==> flow/design.v <==
`timescale 1ns / 1ps
module cordic_sin_cos
(
    input clk,
    input reset_n,
    input i_call,
    input [31:0] i_data,
    output o_done,
    output [31:0] o_cos,
    output [31:0] o_sin
);
cordic_sin_cos_core u_sin_cos (
    .clk     ( clk ),
    .reset_n ( reset_n ),
    .i_call  ( i_call ),
    .i_data  ( i_data ),
    .o_done  ( o_done ),
    .o_cos   ( o_cos ),
    .o_sin   ( o_sin )
);
endmodule
module cordic_sin_cos_core(
    clk,
    reset_n,
    i_call,
    i_data,
    o_done,
    o_cos,
    o_sin
);
     input clk;
     input reset_n;
	 input i_call; 
	 input signed [31:0] i_data;
	 output o_done;
	 output signed [31:0] o_cos;
	 output signed [31:0] o_sin;	 
	 function [31:0] atan;
	    input [3:0] idx;
	    case( idx )
	       4'd0: atan = 32'd2949120;  4'd1: atan = 32'd1740992;  4'd2: atan = 32'd919872;  4'd3: atan = 32'd466944;
	       4'd4: atan = 32'd234368;   4'd5: atan = 32'd117312;   4'd6: atan = 32'd58688;   4'd7: atan = 32'd29312;
	       4'd8: atan = 32'd14656;    4'd9: atan = 32'd7360;     4'd10: atan = 32'd3648;   4'd11: atan = 32'd1856;
	       4'd12: atan = 32'd896;     4'd13: atan = 32'd448;     4'd14: atan = 32'd256;    default: atan = 32'd128;
	    endcase
	 endfunction
	 reg signed [31:0]x,y,tx,ty,deg,rcos,rsin;
	 reg [7:0]i,seg;
	 reg isdone,isnegcos,isnegsin,isswap;
	 always @ ( posedge clk or negedge reset_n )
	 if( !reset_n )
	 begin
	    { x,y,deg,rcos,rsin } <= { 32'd0,32'd0,32'd0,32'd0,32'd0};
		i <= 8'd0;
		{ isdone,isnegcos,isnegsin,isswap } <= { 1'b0,1'b0,1'b0,1'b0 };
	 end
	 else if( i_call )
	 case( i )       
  	    0:
		begin
		   seg = i_data / 90;
		   if( seg == 0 ) 
		   begin 
		   	  deg <= i_data; 
		   	  isnegcos <= 0; 
		   	  isnegsin <= 0; 
		   	  isswap <= 0; 
		   end
		   else if( seg == 1 ) 
		   begin 
		   	  deg <= i_data - 90; 
		   	  isnegcos <= 1; 
		   	  isnegsin <= 0; 
		   	  isswap <= 1; 
		   end
		   else if( seg == 2 ) 
		   begin 
		   	  deg <= i_data - 180; 
		   	  isnegcos <= 1; 
		   	  isnegsin <= 1; 
		   	  isswap <= 0; 
		   end
		   else if( seg == 3 ) 
		   begin 
		   	  deg <= i_data - 270; 
		   	  isnegcos <= 0; 
		   	  isnegsin <= 1; 
		   	  isswap <= 1;  
		   end 
		   i <= i + 1'b1;
	    end		 
		1:
		begin 
		   x <= 32'd39797; 
		   y <= 32'd0; 
		   deg <= deg << 16; 
		   i <= i + 1'b1; 
		end					 
		2,3,4,5,6,7,8,9,10,11,12,13,14,15,16,17:
		if( deg > 0 )
		begin
		   ty = y >>> i-2;
		   tx = x >>> i-2;
		   x <= x - ty;
		   y <= y + tx;
		   deg <= deg - atan(i-2);
		   i <= i + 1'b1;
		end
		else
		begin
		   ty = y >>> i-2;
		   tx = x >>> i-2;
		   x <= x + ty ;
		   y <= y - tx ;
		   deg <= deg + atan(i-2);
		   i <= i + 1'b1;
		end
		18:
		begin 
		   {rcos,rsin} <= isswap ? { y,x } : { x,y }; 
		   i <= i + 1'b1; 
		end			
		19:
		begin 
		   isdone <= 1'b1; 
		   i <= i + 1'b1; 
		end		
		20:
		begin 
		   isdone <= 1'b0; 
		   i <= 8'd0; 
		end		   
	 endcase
	 assign o_done = isdone;
	 assign o_cos = isnegcos ? -(rcos) : rcos;
	 assign o_sin = isnegsin ? -(rsin) : rsin;
endmodule
# Step by step through the tools: cordic_sin_cos
# The steps from the RTL of cordic_sin_cos to its reports follow in flow order.
# Lines are those of the file above, counted from 1.
# Operators carry their Yosys type and port widths (W data, S select, Z words).
# Cell names lack the library's common part.
design:
  design: "cordic_sin_cos"
  clock_port: "clk"
  cell_library: "sky130hd"
  lib_corner: "tt_025C_1v80"

# Word-level counts
# Counts by Yosys on the flattened word-level netlist (proc, flatten, opt, wreduce; memories kept). Register bits leave out memories and registers merged into their read ports (data or address). Print and check cells are left out.
# Yosys's memory passes give these memory sizes; they may raise the number of words (mostly to a power of two), join words into wider ones and drop unused or constant bits.
classes:
  equal: 24
  compare: 1
  n_reduce_logical: 15
  mux: 32
  n_shift: 2
  add_sub_neg: 13
  div_mod_pow: 1
op_table:
  columns: ["cell", "count"]
  rows:
  - ["$mux W32", 15]
  - ["$div A32 B8 Y32 const B", 1]
  - ["$pmux W32 S2", 2]
  - ["$add A32 B32 Y32", 3]
  - ["$sub A32 B32 Y32", 3]
  - ["$pmux W32 S3", 1]
  - ["$sshr A32 B32 Y32", 2]
  - ["$neg A32 Y32", 2]
  - ["$eq A8 B4 Y1 const B", 8]
  - ["$mux W64", 1]
  - ["$eq A8 B5 Y1 const B", 5]
  - ["$gt A32 B1 Y1 const B", 1]
  - ["$sub A32 B10 Y32 const B", 1]
  - ["$sub A32 B8 Y32 const B", 1]
  - ["$sub A32 B9 Y32 const B", 1]
  - ["$eq A8 B2 Y1 const B", 4]
  - ["$eq A8 B3 Y1 const B", 4]
  - ["$reduce_or A20 Y1", 1]
  - ["$reduce_or A16 Y1", 1]
  - ["$eq A8 B1 Y1 const B", 2]
  - ["$logic_not A8 Y1", 2]
  - ["$pmux W8 S2", 1]
  - ["$mux W1", 11]
  - ["$sub A8 B2 Y9 const B", 1]
  - ["$reduce_and A2 Y1", 4]
  - ["$add A8 B1 Y8 const B", 1]
  - ["$reduce_bool A2 Y1", 3]
  - ["$reduce_and A3 Y1", 2]
# Not listed: further kinds 4, cells in them 4.
bits:
  mem_bits_ro: 512
  n_memories: 2
  ff_bits: 172
  in_bits: 35
mem_list:
  columns: ["memory", "words", "word_bits", "read_ports", "wr", "line_no", "source"]
  rows:
  - ["(no name shown)", 16, 16, 1, 0, 40, "case( idx )"]
  - ["(no name shown)", 16, 16, 1, 0, 40, null]

# Logic depth
# Longest topological path by Yosys (ltp), each cell counted once; first at word level (registers and memories cut), then after technology mapping (sequential cells cut; the memories' decode and read muxes count).
depth:
  depth_word: 7
  abc_area: 0
  depth_mapped: 101
  ltp_nobuf: 80

# Netlist
# The flow's flattened synthesis, as Yosys stat reports it; memories are mapped. The netlist is that of the ABC_AREA named above (0 if unset); the other value can give another one.
by_type:
  columns: ["cell", "count", "area_total_um2"]
  rows:
  - ["dfrtp_1", 172, 4.3E+03]
  - ["xnor2_1", 255, 2.23E+03]
  - ["o21ai_0", 363, 1.82E+03]
  - ["nand2_1", 451, 1.69E+03]
  - ["a21oi_1", 288, 1.44E+03]
  - ["mux2i_1", 142, 1.42E+03]
  - ["ha_1", 110, 1376.32]
  - ["nor2_1", 359, 1.35E+03]
  - ["xor2_1", 86, 753.222]
  - ["a21o_1", 96, 720.691]
  - ["clkbuf_1", 174, 653.126]
  - ["nand3_1", 87, 435.418]
  - ["nor3_1", 86, 430.413]
  - ["o211ai_1", 55, 412.896]
  - ["o31ai_1", 48, 360.346]
  - ["mux2_2", 30, 337.824]
  - ["inv_1", 82, 307.795]
  - ["a211oi_1", 39, 292.781]
# Not listed: further types 126, cells in them 981.
mapped:
  cell_count: 3904
  ff_cells: 172
  yosys_area_um2: 28348.4
  buffers: 235
# The figures by module come from a second, unflattened synthesis with its own total; it is not the netlist above.
unflattened:
  cells_unflattened: 3875
  area_unflattened_um2: 28511.1
# Rows give one instance, submodules left out.
by_module:
  columns: ["module", "n_cells", "mod_area_um2", "instances"]
  rows:
  - ["cordic_sin_cos_core", 3875, 28511.1, 1]
  - ["cordic_sin_cos", 0, 0.0, 1]

# Worst setup path after synthesis
# OpenSTA on the mapped netlist: ideal clock, no wires. The path of least setup slack (recovery checks aside). Input and output delay are each 20% of the period. Register names are those of the netlist, which keeps one name where synthesis merged equal registers.
synth_timing:
  kind: "input-to-reg"
  startpoint: "in i_data[3]"
  endpoint: "reg u_sin_cos.deg[14]"
  launch_ns: 6.000
  required_ns: 29.873
  path_stages: 93
  path_slack_ns: 3.362
  delay_ns: 20.638
  clock_period_ns: 30.0
  arrival_ns: 26.511
  setup_time_ns: 0.127
  in_delay_ns: 6.000
  period_less_setup_slack_ns: 26.638
# "delay_ns" = arrival - input delay + setup time.
# "path_stages" counts driving pins, that of a launching flip-flop among them; a cell with two outputs on the path counts twice.
# "period_less_setup_slack_ns" is the clock period less the worst setup slack; recovery checks do not enter. This is arithmetic on one report: input and output delays are still those of the set period (20% each).
# Between the ends stands the longest chain of elaborated cells between them, by number of cells; it is not shown to be the way that was timed. Of several equally long chains one is given.
# Each line given opens the expression or statement behind the cell; cells for indexed reads and writes are added by Yosys, which also makes memories of some case tables.
# At most two assigning lines are given for a register; there are more.
synth_via:
  path_cell_list: "buf_2 -> inv_1 -> ha_1 -> and4bb_1 -> nand3_2 -> o32a_1 -> and2_1 -> buf_2 -> or4_1 -> a21boi_2 -> or2_1 -> buf_4 -> nor2_2 -> o311ai_4 -> mux2_1 -> o21a_1 -> or4_4 -> nand2_1 -> [57 not listed] -> clkbuf_1 -> o211ai_1 -> o211ai_4 -> a21oi_1 -> clkbuf_1 -> clkbuf_1 -> ha_1 -> nand2_1 -> nand2b_1 -> a21oi_1 -> a311o_1 -> nor2_1 -> a211oi_4 -> a31o_1 -> a2111o_1 -> xnor2_1 -> a221oi_1 -> nor2_1"
  elab_chain_len: 7
  cells_between: 15
  lines_between: 9
synth_lines:
  columns: ["item", "line_no", "source"]
  rows:
  - ["from (decl)", 7, "input [31:0] i_data,"]
  - ["$div A32 B8 Y32", 61, "seg = i_data / 90;"]
  - ["$eq A8 B2 Y1", 83, "else if( seg == 3 )"]
  - ["$mux W32", 83, null]
  - ["$mux W32", 76, "else if( seg == 2 )"]
  - ["$mux W32", 69, "else if( seg == 1 )"]
  - ["$mux W32", 62, "if( seg == 0 )"]
  - ["$pmux W32 S3", 58, "case( i )"]
  - ["to (assign)", 64, "deg <= i_data;"]
  - ["to (assign)", 71, "deg <= i_data - 90;"]
  - ["to (decl)", 47, "reg signed [31:0]x,y,tx,ty,deg,rcos,rsin;"]

# Path in the finished layout
# From the final timing report of run 1: the path of least setup slack in the routed layout; clock arrival at registers is part of the times.
layout_timing:
  kind: "input-to-reg"
  startpoint: "in i_data[15]"
  endpoint: "reg u_sin_cos.deg[22]"
  in_delay_ns: 6.00
  setup_time_ns: 0.15
  launch_ns: 6.00
  path_stages: 83
  path_slack_ns: 0.24
  required_ns: 30.35
  clock_period_ns: 30.0
  arrival_ns: 30.11
# Between the ends stands the longest chain of elaborated cells between them, by number of cells; it is not shown to be the way that was timed. Of several equally long chains one is given.
# At most two assigning lines are given for a register; there are more.
layout_via:
  path_cell_list: "clkdlybuf4s50_1 -> buf_4 -> nor4_2 -> nand4_1 -> o21a_1 -> o41ai_1 -> a2111oi_2 -> o22ai_1 -> and3_1 -> a311oi_1 -> a21oi_1 -> nor3_2 -> xnor2_2 -> o32ai_1 -> o22ai_4 -> a2bb2oi_4 -> a21oi_4 -> buf_4 -> [47 not listed] -> xnor2_2 -> o311ai_0 -> o221ai_2 -> a21o_1 -> o21a_1 -> o211ai_4 -> a21oi_2 -> ha_1 -> nor3_1 -> a22o_1 -> nor2_1 -> a211oi_4 -> buf_4 -> a21boi_1 -> a2111o_1 -> nor2_1 -> xnor2_1 -> o22ai_1"
  elab_chain_len: 7
  cells_between: 15
  lines_between: 9
layout_lines:
  columns: ["item", "line_no", "source"]
  rows:
  - ["from (decl)", 7, "input [31:0] i_data,"]
  - ["$div A32 B8 Y32", 61, "seg = i_data / 90;"]
  - ["$eq A8 B2 Y1", 83, "else if( seg == 3 )"]
  - ["$mux W32", 83, null]
  - ["$mux W32", 76, "else if( seg == 2 )"]
  - ["$mux W32", 69, "else if( seg == 1 )"]
  - ["$mux W32", 62, "if( seg == 0 )"]
  - ["$pmux W32 S3", 58, "case( i )"]
  - ["to (assign)", 64, "deg <= i_data;"]
  - ["to (assign)", 71, "deg <= i_data - 90;"]
  - ["to (decl)", 47, "reg signed [31:0]x,y,tx,ty,deg,rcos,rsin;"]

# Measured results for cordic_sin_cos: 3 stored runs of the Yosys and OpenROAD flow on sky130hd. The settings differ; the order carries no meaning. The constraints put input and output delay at 20% of the set period each and load the outputs with 0.01 pF.
# By "period_reached_ns" is meant the clock period of the run minus its worst setup slack. This is arithmetic on one report: input and output delays are still those of the set period (20% each).
# "timing.worst_path_ns" is the time allowed to the run's worst setup path (the clock period less input and output delay, where it has them) less its slack. Clock arrival times count: a late capture clock shortens it, a late launch clock lengthens it.
runs:
  - name: "run 1"
    settings:
      CAP_MARGIN: 40
      CELL_PAD_IN_SITES_DETAIL_PLACEMENT: 2
      CELL_PAD_IN_SITES_GLOBAL_PLACEMENT: 3
      CORE_MARGIN: 10
      CTS_CLUSTER_DIAMETER: 326
      GPL_ROUTABILITY_DRIVEN: 1
      GPL_TIMING_DRIVEN: 1
      HOLD_SLACK_MARGIN: 0.08
      MAX_ROUTING_LAYER: "met4"
      MIN_ROUTING_LAYER: "met2"
      SLEW_MARGIN: 15
      period_ns: 30.0
      CORE_UTILIZATION: 40
    results:
      synth_area_um2: 28348.4
      ws_setup_ns: 0.240
      final_setup_tns_ns: 0.000
      fin_hold_ws_ns: 0.497
      total_die_area_um2: 81919.0
      period_reached_ns: 29.760
      finish.utilization_pct: 46.5
      timing.worst_path_ns: 23.76
      worst_setup_path_type: "input-to-reg"
      finalCellArea_um2: 32638.8
  - name: "run 2"
    settings:
      ABC_AREA: 1
      CAP_MARGIN: 15
      CORE_MARGIN: 3
      CORE_UTILIZATION: 37
      GPL_TIMING_DRIVEN: 1
      MIN_ROUTING_LAYER: "met1"
      PLACE_DENSITY: 0.73
      TNS_END_PERCENT: 50
      period_ns: 51.2
      SLEW_MARGIN: 20
    results:
      synth_area_um2: 28587.4
      ws_setup_ns: 22.123
      final_setup_tns_ns: 0.000
      fin_hold_ws_ns: 0.422
      total_die_area_um2: 80633.3
      period_reached_ns: 29.077
      finish.utilization_pct: 40.3
      timing.worst_path_ns: 18.84
      worst_setup_path_type: "input-to-reg"
      finalCellArea_um2: 30738.2
  - name: "run 3"
    settings:
      CELL_PAD_IN_SITES_DETAIL_PLACEMENT: 2
      CELL_PAD_IN_SITES_GLOBAL_PLACEMENT: 3
      CORE_MARGIN: 10
      CTS_CLUSTER_DIAMETER: 71
      GPL_ROUTABILITY_DRIVEN: 0
      GPL_TIMING_DRIVEN: 0
      MAX_ROUTING_LAYER: "met4"
      MIN_ROUTING_LAYER: "met2"
      SETUP_SLACK_MARGIN: 3.03
      SLEW_MARGIN: 15
      period_ns: 30.0
      CAP_MARGIN: 20
      CORE_UTILIZATION: 40
    outcome: "no final report: routing broke off with GRT-0116"
